==> flow/design.v <==
`timescale 1ns / 1ps
module mult_gen_0(
    CLK,
    A,
    B,
    P
);
input              CLK;
input      [7:0]   A;
input      [7:0]   B;
output     [7:0]   P;
reg [7:0]  a_reg;
reg [7:0]  b_reg;
reg [7:0]  p_reg0;
reg [7:0]  p_reg1;
assign P = p_reg1;
always @(posedge CLK) begin
    a_reg  <= A;
    b_reg  <= B;
    p_reg0 <= a_reg * b_reg;
    p_reg1 <= p_reg0;
end
endmodule
`timescale 1ns / 1ps
module pe(
clk, 
rst,
in_data, 
in_weight, 
in_psum,
in_data_update, 
in_weight_update, 
in_psum_update,
out_psum, 
out_psum_vld
    );
parameter WIDTH             = 8;
parameter PIPELINE_STAGE    = 3;
input                               clk;
input                               rst;
input   [WIDTH - 1 : 0]             in_data;
input   [WIDTH - 1 : 0]             in_weight;
input   [WIDTH - 1 : 0]         in_psum;
input                               in_data_update;
input                               in_weight_update;
input                               in_psum_update;
output  [WIDTH - 1 : 0]         out_psum;
output                              out_psum_vld;
reg     [WIDTH - 1 : 0]             in_data_reg;
reg     [WIDTH - 1 : 0]             in_weight_reg;
reg     [WIDTH - 1 : 0]             in_psum_reg;
wire                                in_update;
wire    [WIDTH - 1 : 0]         out_mult;
reg     [WIDTH - 1 : 0]         in_psum_pipeline        [0 : PIPELINE_STAGE - 1];
reg                                 out_psum_vld_pipeline   [0 : PIPELINE_STAGE];
integer i;
mult_gen_0 mult_unit (
  .CLK(clk),   
  .A(in_data_reg),       
  .B(in_weight_reg),       
  .P(out_mult)       
);
assign in_update = (in_data_update | in_weight_update | in_psum_update);
assign out_psum = in_psum_pipeline[PIPELINE_STAGE-1] + out_mult;
assign out_psum_vld = out_psum_vld_pipeline[PIPELINE_STAGE];
always @(posedge clk) begin
    if(rst) begin
        in_data_reg <= 0;
        in_weight_reg <= 0;
        in_psum_reg <= 0;
    end
    else begin
        if(in_data_update) begin
            in_data_reg <= in_data;
        end
        if(in_weight_update) begin
            in_weight_reg <= in_weight;
        end
        if(in_psum_update) begin
            in_psum_reg <= in_psum;
        end
    end
end
always @(posedge clk) begin
    if(rst) begin
        for(i = 0; i <= PIPELINE_STAGE; i = i + 1) begin: zero_init_out_psum_vld
            out_psum_vld_pipeline[i] <= 0;
        end 
    end
    else begin
        out_psum_vld_pipeline[0] <= in_update;
        for(i = 0; i < PIPELINE_STAGE; i = i + 1) begin: pipeline_stage_out_psum_vld
            out_psum_vld_pipeline[i+1] <= out_psum_vld_pipeline[i];
        end 
    end
end
always @(posedge clk) begin
    if(rst) begin
        for(i = 0; i <= PIPELINE_STAGE - 1; i = i + 1) begin: zero_init_in_psum
            in_psum_pipeline[i] <= 0;
        end 
    end
    else begin
        in_psum_pipeline[0] <= in_psum_reg;
        for(i = 0; i < PIPELINE_STAGE - 1; i = i + 1) begin: pipeline_stage_in_psum
            in_psum_pipeline[i+1] <= in_psum_pipeline[i];
        end 
    end
end
endmodule
`timescale 1ns / 1ps
module pmul(
clk,rst,
in_update,
in_data2,
in_data1,
in_data0,
in_weight2,
in_weight1,
in_weight0,
psum,
psum_vld
    );
    parameter WIDTH = 8;
    input clk;
    input rst;
    input [WIDTH-1:0] in_data2;
    input [WIDTH-1:0] in_data1;
    input [WIDTH-1:0] in_data0;
    input [WIDTH-1:0] in_weight2;
    input [WIDTH-1:0] in_weight1;
    input [WIDTH-1:0] in_weight0;
    input wire        in_update;
    output [WIDTH-1:0]psum;
    output            psum_vld;
    wire [2:0] out_psum_vld;
    wire [WIDTH-1:0] out_psum [0:2];
    assign psum = out_psum[2] + out_psum[1] + out_psum[0];
    assign psum_vld = (out_psum_vld == 3'b111);
    pe pe2( .clk(clk), .rst(rst), 
            .in_data(in_data2), .in_weight(in_weight2), .in_psum(0), 
            .in_data_update(in_update), .in_weight_update(in_update), .in_psum_update(in_update), 
            .out_psum(out_psum[2]), .out_psum_vld(out_psum_vld[2]));
    pe pe1( .clk(clk), .rst(rst), 
            .in_data(in_data1), .in_weight(in_weight1), .in_psum(0), 
            .in_data_update(in_update), .in_weight_update(in_update), .in_psum_update(in_update), 
            .out_psum(out_psum[1]), .out_psum_vld(out_psum_vld[1]));
    pe pe0( .clk(clk), .rst(rst), 
            .in_data(in_data0), .in_weight(in_weight0), .in_psum(0), 
            .in_data_update(in_update), .in_weight_update(in_update), .in_psum_update(in_update), 
            .out_psum(out_psum[0]), .out_psum_vld(out_psum_vld[0]));
endmodule
`timescale 1ns / 1ps
module pcore(
    clk,rst,
    in_update,  
    activate2,
    activate1,
    activate0,
    weight2,
    weight1,
    weight0,
    out_psum,
    out_psum_vld
    );
    parameter WIDTH = 8;
    input wire                      clk,rst,in_update;
    input  wire [3*WIDTH-1:0]       activate2;
    input  wire [3*WIDTH-1:0]       activate1;
    input  wire [3*WIDTH-1:0]       activate0;
    input  wire [3*WIDTH-1:0]       weight2;
    input  wire [3*WIDTH-1:0]       weight1;
    input  wire [3*WIDTH-1:0]       weight0;
    output wire [WIDTH-1:0]         out_psum;
    output wire                     out_psum_vld;
    wire        [WIDTH-1:0]         psum[0:2];
    wire        [2:0]               psum_vld;
    assign out_psum = psum[2] + psum[1] + psum[0];
    assign out_psum_vld = psum_vld[2] & psum_vld[1] & psum_vld[0];
    pmul #(.WIDTH(WIDTH))p2(.clk(clk), .rst(rst), 
         .in_update(in_update), 
         .in_data2(activate2[3*WIDTH-1:2*WIDTH]), .in_data1(activate2[2*WIDTH-1:1*WIDTH]), .in_data0(activate2[1*WIDTH-1:0]), 
         .in_weight2(weight2[3*WIDTH-1:2*WIDTH]), .in_weight1(weight2[2*WIDTH-1:1*WIDTH]), .in_weight0(weight2[1*WIDTH-1:0]), 
         .psum(psum[2]), .psum_vld(psum_vld[2]));
    pmul #(.WIDTH(WIDTH))p1(.clk(clk), .rst(rst), 
         .in_update(in_update), 
         .in_data2(activate1[3*WIDTH-1:2*WIDTH]), .in_data1(activate1[2*WIDTH-1:1*WIDTH]), .in_data0(activate1[1*WIDTH-1:0]), 
         .in_weight2(weight1[3*WIDTH-1:2*WIDTH]), .in_weight1(weight1[2*WIDTH-1:1*WIDTH]), .in_weight0(weight1[1*WIDTH-1:0]), 
         .psum(psum[1]), .psum_vld(psum_vld[1]));
    pmul #(.WIDTH(WIDTH))p0(.clk(clk), .rst(rst), 
         .in_update(in_update), 
         .in_data2(activate0[3*WIDTH-1:2*WIDTH]), .in_data1(activate0[2*WIDTH-1:1*WIDTH]), .in_data0(activate0[1*WIDTH-1:0]), 
         .in_weight2(weight0[3*WIDTH-1:2*WIDTH]), .in_weight1(weight0[2*WIDTH-1:1*WIDTH]), .in_weight0(weight0[1*WIDTH-1:0]), 
         .psum(psum[0]), .psum_vld(psum_vld[0]));
endmodule
`timescale 1ns / 1ps
module computing_core(
clk,rst,
load_done,
activate0,
activate1,
activate2,
weight0,
weight1,
weight2,
weight3,
out_psum0,
out_psum1,
out_psum2,
out_psum3,
out_psum_vld
    );
    parameter WIDTH = 8;
    input  wire                 clk,rst,load_done;
    input  wire  [9*WIDTH-1:0]   weight0,weight1,weight2,weight3;
    input  wire [3*WIDTH-1:0]   activate0;
    input  wire [3*WIDTH-1:0]   activate1;
    input  wire [3*WIDTH-1:0]   activate2;
    output wire [WIDTH-1:0]     out_psum0;
    output wire [WIDTH-1:0]     out_psum1;
    output wire [WIDTH-1:0]     out_psum2;
    output wire [WIDTH-1:0]     out_psum3;
    output wire                 out_psum_vld;
    wire [3:0]      psum_vld;
    assign out_psum_vld = psum_vld[0] & psum_vld[1] & psum_vld[2] & psum_vld[3];
    pcore #(.WIDTH(WIDTH))p0(.clk(clk), .rst(rst), .in_update(load_done),
            .activate2(activate0),
            .activate1(activate1),
            .activate0(activate2),
            .weight2({weight0[64+:8], weight0[56+:8], weight0[48+:8]}),
            .weight1({weight0[40+:8], weight0[32+:8], weight0[24+:8]}),
            .weight0({weight0[16+:8], weight0[8+:8],  weight0[0+:8]}),
            .out_psum(out_psum0), .out_psum_vld(psum_vld[0]));
    pcore #(.WIDTH(WIDTH))p1(.clk(clk), .rst(rst), .in_update(load_done),
            .activate2(activate0),
            .activate1(activate1),
            .activate0(activate2),
            .weight2({weight1[64+:8], weight1[56+:8], weight1[48+:8]}),
            .weight1({weight1[40+:8], weight1[32+:8], weight1[24+:8]}),
            .weight0({weight1[16+:8], weight1[8+:8] , weight1[0+:8]}),
            .out_psum(out_psum1), .out_psum_vld(psum_vld[1]));
    pcore #(.WIDTH(WIDTH))p2(.clk(clk), .rst(rst), .in_update(load_done),
            .activate2(activate0),
            .activate1(activate1),
            .activate0(activate2),
            .weight2({weight2[64+:8], weight2[56+:8], weight2[48+:8]}),
            .weight1({weight2[40+:8], weight2[32+:8], weight2[24+:8]}),
            .weight0({weight2[16+:8], weight2[8+:8] , weight2[0+:8]}),
            .out_psum(out_psum2), .out_psum_vld(psum_vld[2]));
    pcore #(.WIDTH(WIDTH))p3(.clk(clk), .rst(rst), .in_update(load_done),
            .activate2(activate0),
            .activate1(activate1),
            .activate0(activate2),
            .weight2({weight3[64+:8], weight3[56+:8], weight3[48+:8]}),
            .weight1({weight3[40+:8], weight3[32+:8], weight3[24+:8]}),
            .weight0({weight3[16+:8], weight3[8+:8] , weight3[0+:8]}),
            .out_psum(out_psum3), .out_psum_vld(psum_vld[3]));
endmodule
; ---- From RTL to reports: computing_core
; The steps from the RTL of computing_core to its reports follow in flow order.
; Lines are those of the file above, counted from 1.
; Operators carry their Yosys type and port widths (W data, S select, Z words).
; Cell names lack the library's common part.
; A cell with - has no value.
[inputs]
top = computing_core
clock_port = clk
cell_library = sky130hd
corner = tt_025C_1v80

; ---- Word level
; Counts by Yosys on the flattened word-level netlist (proc, flatten, opt, wreduce). Print and check cells are left out. Cells with the same type and inputs are merged into one.
[word_totals]
out_inout_bits = 33
in_bits = 363
elab_cells = 235
register_bits = 1300
[op_classes]
equal = 1
n_mul = 36
add_sub_neg = 32
[op_table]
columns = operator, count
row1 = $mul A8 B8 Y8, 36
row2 = $add A8 B8 Y8, 32
row3 = $eq A3 B3 Y1 const B, 1

; ---- Longest topological paths
; Depth = most cells in a row (Yosys ltp): at word level without a register or memory, in the mapped netlist without a sequential cell, where the memories' decode and read muxes count.
[logic_depth]
ltp_word = 4
ABC_AREA = 1
depth_mapped = 24
mapped_depth_nobuf = 21

; ---- Synthesis result
; Yosys stat after the flow's synthesis: flattened, memories mapped to cells. It holds for the ABC_AREA given above (unset counts as 0); a run with the other value may have another netlist.
; The area totals of this step are shown rounded.
[synth_totals]
sequential_area_um2 = 26000
ffs = 1300
area_um2 = 74000
buffers = 310
cell_count = 9110
[types]
columns = cell, count, type_area_um2
row1 = dfxtp_1, 1300, 2.6E+04
row2 = fa_1, 612, 1.23E+04
row3 = nand2_1, 2830, 1.06E+04
row4 = inv_1, 2174, 8.16E+03
row5 = ha_1, 608, 7.61E+03
row6 = a21oi_1, 446, 2.23E+03
row7 = xor2_1, 199, 1.74E+03
row8 = xnor2_1, 161, 1.41E+03
row9 = nand3_1, 272, 1.36E+03
row10 = buf_2, 130, 650.624
row11 = clkbuf_1, 122, 457.939
row12 = nand3b_1, 35, 262.752
row13 = nor2_1, 48, 180.173
row14 = o21ai_0, 34, 170.163
row15 = buf_4, 21, 157.651
row16 = o21bai_1, 17, 127.622
row17 = buf_1, 24, 90.086
row18 = buf_6, 7, 78.826
; Not listed: further types 16, cells in them 70.

; ---- Worst setup path after synthesis
; OpenSTA on the mapped netlist: ideal clock, no wires. The path of least setup slack (recovery checks aside). Input and output delay are each 20% of the period. Register names are those of the netlist, which keeps one name where synthesis merged equal registers.
[synth_timing]
path_kind = register -> output
start = register p0.p2.pe0.mult_unit.p_reg1[2]
end = output port out_psum0[6]
t_first_pin_ns = 0.000
stages = 13
output_delay_ns = 1.300
required_time_ns = 5.200
tclk_ns = 6.5
slack_ns = 1.713
t_arrival_ns = 3.487
n_path_buf = 0
path_delay_ns = 3.487
synth_period_reached_ns = 4.787
; "path_delay_ns" is the arrival time less input delay plus setup time.
; A path that ends at an output port has no setup time.
; "stages" counts driving pins, that of a launching flip-flop among them; a cell with two outputs on the path counts twice.
; "synth_period_reached_ns" is the clock period less the worst setup slack; recovery checks do not enter. This is arithmetic on one report: input and output delays are still those of the set period (20% each).
; Between the ends stands the longest chain of elaborated cells between them, by number of cells; it is not shown to be the way that was timed. Of several equally long chains one is given.
; Each line given opens the expression or statement behind the cell; cells for indexed reads and writes are added by Yosys, which also makes memories of some case tables.
[synth_between]
cell_sequence = dfxtp_1 -> fa_1 -> fa_1 -> inv_1 -> fa_1 -> fa_1 -> inv_1 -> ha_1 -> inv_1 -> fa_1 -> o21ai_0 -> a21oi_1 -> xnor2_1
elab_chain_len = 3
cells_between = 3
lines_between = 2
cone_classes = 3 x add/sub
[synth_rtl]
columns = element, line
row1 = start: declaration, 15  ; reg [7:0]  p_reg1;
row2 = start: assignment, 21  ; p_reg1 <= p_reg0;
row3 = $add A8 B8 Y8, 138  ; assign psum = out_psum[2] + out_psum[1] + out_psum[0];
row4 = $add A8 B8 Y8 (2 in a row), 178  ; assign out_psum = psum[2] + psum[1] + psum[0];
row5 = end: declaration, 219  ; output wire [WIDTH-1:0]     out_psum0;

; ---- Path in the finished layout
; From the final timing report of flow run A: the path of least setup slack in the routed layout; clock arrival at registers is part of the times.
[layout_timing]
path_kind = register -> output
start = register p1.p0.pe0.mult_unit.p_reg1[2]
end = output port out_psum1[6]
n_path_buf = 1
slack_ns = -0.19
t_first_pin_ns = 0.67
stages = 15
output_delay_ns = 1.30
required_time_ns = 5.20
t_arrival_ns = 5.39
tclk_ns = 6.5
; Between the ends stands the longest chain of elaborated cells between them, by number of cells; it is not shown to be the way that was timed. Of several equally long chains one is given.
[layout_between]
cell_sequence = dfxtp_1 -> inv_1 -> fa_1 -> inv_1 -> fa_1 -> fa_1 -> inv_1 -> fa_1 -> inv_1 -> ha_1 -> fa_1 -> nand3_1 -> nand2_1 -> xor2_1 -> clkdlybuf4s50_1
elab_chain_len = 2
cells_between = 2
lines_between = 2
cone_classes = 2 x add/sub
[layout_rtl]
columns = element, line
row1 = start: declaration, 15  ; reg [7:0]  p_reg1;
row2 = start: assignment, 21  ; p_reg1 <= p_reg0;
row3 = $add A8 B8 Y8, 138  ; assign psum = out_psum[2] + out_psum[1] + out_psum[0];
row4 = $add A8 B8 Y8, 178  ; assign out_psum = psum[2] + psum[1] + psum[0];
row5 = end: declaration, 220  ; output wire [WIDTH-1:0]     out_psum1;

; computing_core through Yosys and OpenROAD on sky130hd: 5 stored runs, unordered, with their settings and measured results. The constraints put input and output delay at 20% of the set period each and load the outputs with 0.01 pF.
; "achieved_period_ns": clock period set for the run, less the worst setup slack. It is reckoned from that one timing run; input and output delays stay at 20% of the period that was set.
; Measured values are rounded.

[flow run A: settings]
ABC_AREA = 1
CAP_MARGIN = 0
CORE_ASPECT_RATIO = 1.05
CORE_UTILIZATION = 65
CTS_CLUSTER_DIAMETER = 340
CTS_CLUSTER_SIZE = 23
GPL_ROUTABILITY_DRIVEN = 1
GPL_TIMING_DRIVEN = 0
MAX_ROUTING_LAYER = met5
PLACE_DENSITY_LB_ADDON = 0.18
SETUP_SLACK_MARGIN = -0.29
SLEW_MARGIN = 5
period_ns = 6.5
CORE_MARGIN = 2
[flow run A: results]
stdcell_area_um2 = 82000
synth_area_um2 = 74000
util_pct = 72
hold_ws_ns = 0.32
setupTns_ns = -0.60
die_area_um2 = 120000
achieved_period_ns = 6.688
setup_worst_slack_ns = -0.19

[flow run B: settings]
ABC_AREA = 1
CAP_MARGIN = 40
CORE_ASPECT_RATIO = 1.37
CORE_UTILIZATION = 33
CTS_CLUSTER_DIAMETER = 319
CTS_CLUSTER_SIZE = 44
PLACE_DENSITY_LB_ADDON = 0.12
SLEW_MARGIN = 15
period_ns = 7.26
CORE_MARGIN = 2
[flow run B: results]
stdcell_area_um2 = 82000
synth_area_um2 = 74000
util_pct = 37
hold_ws_ns = 0.33
setupTns_ns = 0.000
die_area_um2 = 230000
achieved_period_ns = 6.961
setup_worst_slack_ns = 0.30

[flow run C: settings]
ABC_AREA = 0
CAP_MARGIN = 40
CELL_PAD_IN_SITES_DETAIL_PLACEMENT = 0
CORE_ASPECT_RATIO = 0.85
CORE_UTILIZATION = 33
CTS_CLUSTER_DIAMETER = 319
CTS_CLUSTER_SIZE = 44
PLACE_DENSITY_LB_ADDON = 0.12
SLEW_MARGIN = 15
period_ns = 7.26
CORE_MARGIN = 2
[flow run C: results]
stdcell_area_um2 = 77000
synth_area_um2 = 69000
util_pct = 37
hold_ws_ns = 0.32
setupTns_ns = 0.000
die_area_um2 = 210000
achieved_period_ns = 6.536
setup_worst_slack_ns = 0.72

[flow run D: settings]
ABC_AREA = 0
CELL_PAD_IN_SITES_DETAIL_PLACEMENT = 0
CELL_PAD_IN_SITES_GLOBAL_PLACEMENT = 1
CORE_UTILIZATION = 55
CTS_CLUSTER_DIAMETER = 358
CTS_CLUSTER_SIZE = 67
GPL_ROUTABILITY_DRIVEN = 0
GPL_TIMING_DRIVEN = 1
MIN_ROUTING_LAYER = met2
PLACE_DENSITY_LB_ADDON = 0.23
SETUP_SLACK_MARGIN = -0.01
SLEW_MARGIN = 25
TNS_END_PERCENT = 60
period_ns = 5.24
CAP_MARGIN = 20
CORE_MARGIN = 2
[flow run D: results]
stdcell_area_um2 = 76000
synth_area_um2 = 69000
util_pct = 61
hold_ws_ns = 0.32
setupTns_ns = -3.8
die_area_um2 = 130000
achieved_period_ns = 5.719
setup_worst_slack_ns = -0.48

[flow run E: settings]
CORE_UTILIZATION = 18
CTS_CLUSTER_DIAMETER = 110
GPL_TIMING_DRIVEN = 1
MAX_ROUTING_LAYER = met4
MIN_ROUTING_LAYER = met1
PLACE_DENSITY_LB_ADDON = 0.11
SLEW_MARGIN = 10
period_ns = 6.45
CAP_MARGIN = 20
CORE_MARGIN = 2
[flow run E: results]
stdcell_area_um2 = 85000
synth_area_um2 = 69000
util_pct = 22
hold_ws_ns = 0.31
setupTns_ns = 0.000
die_area_um2 = 390000
achieved_period_ns = 6.221
setup_worst_slack_ns = 0.23
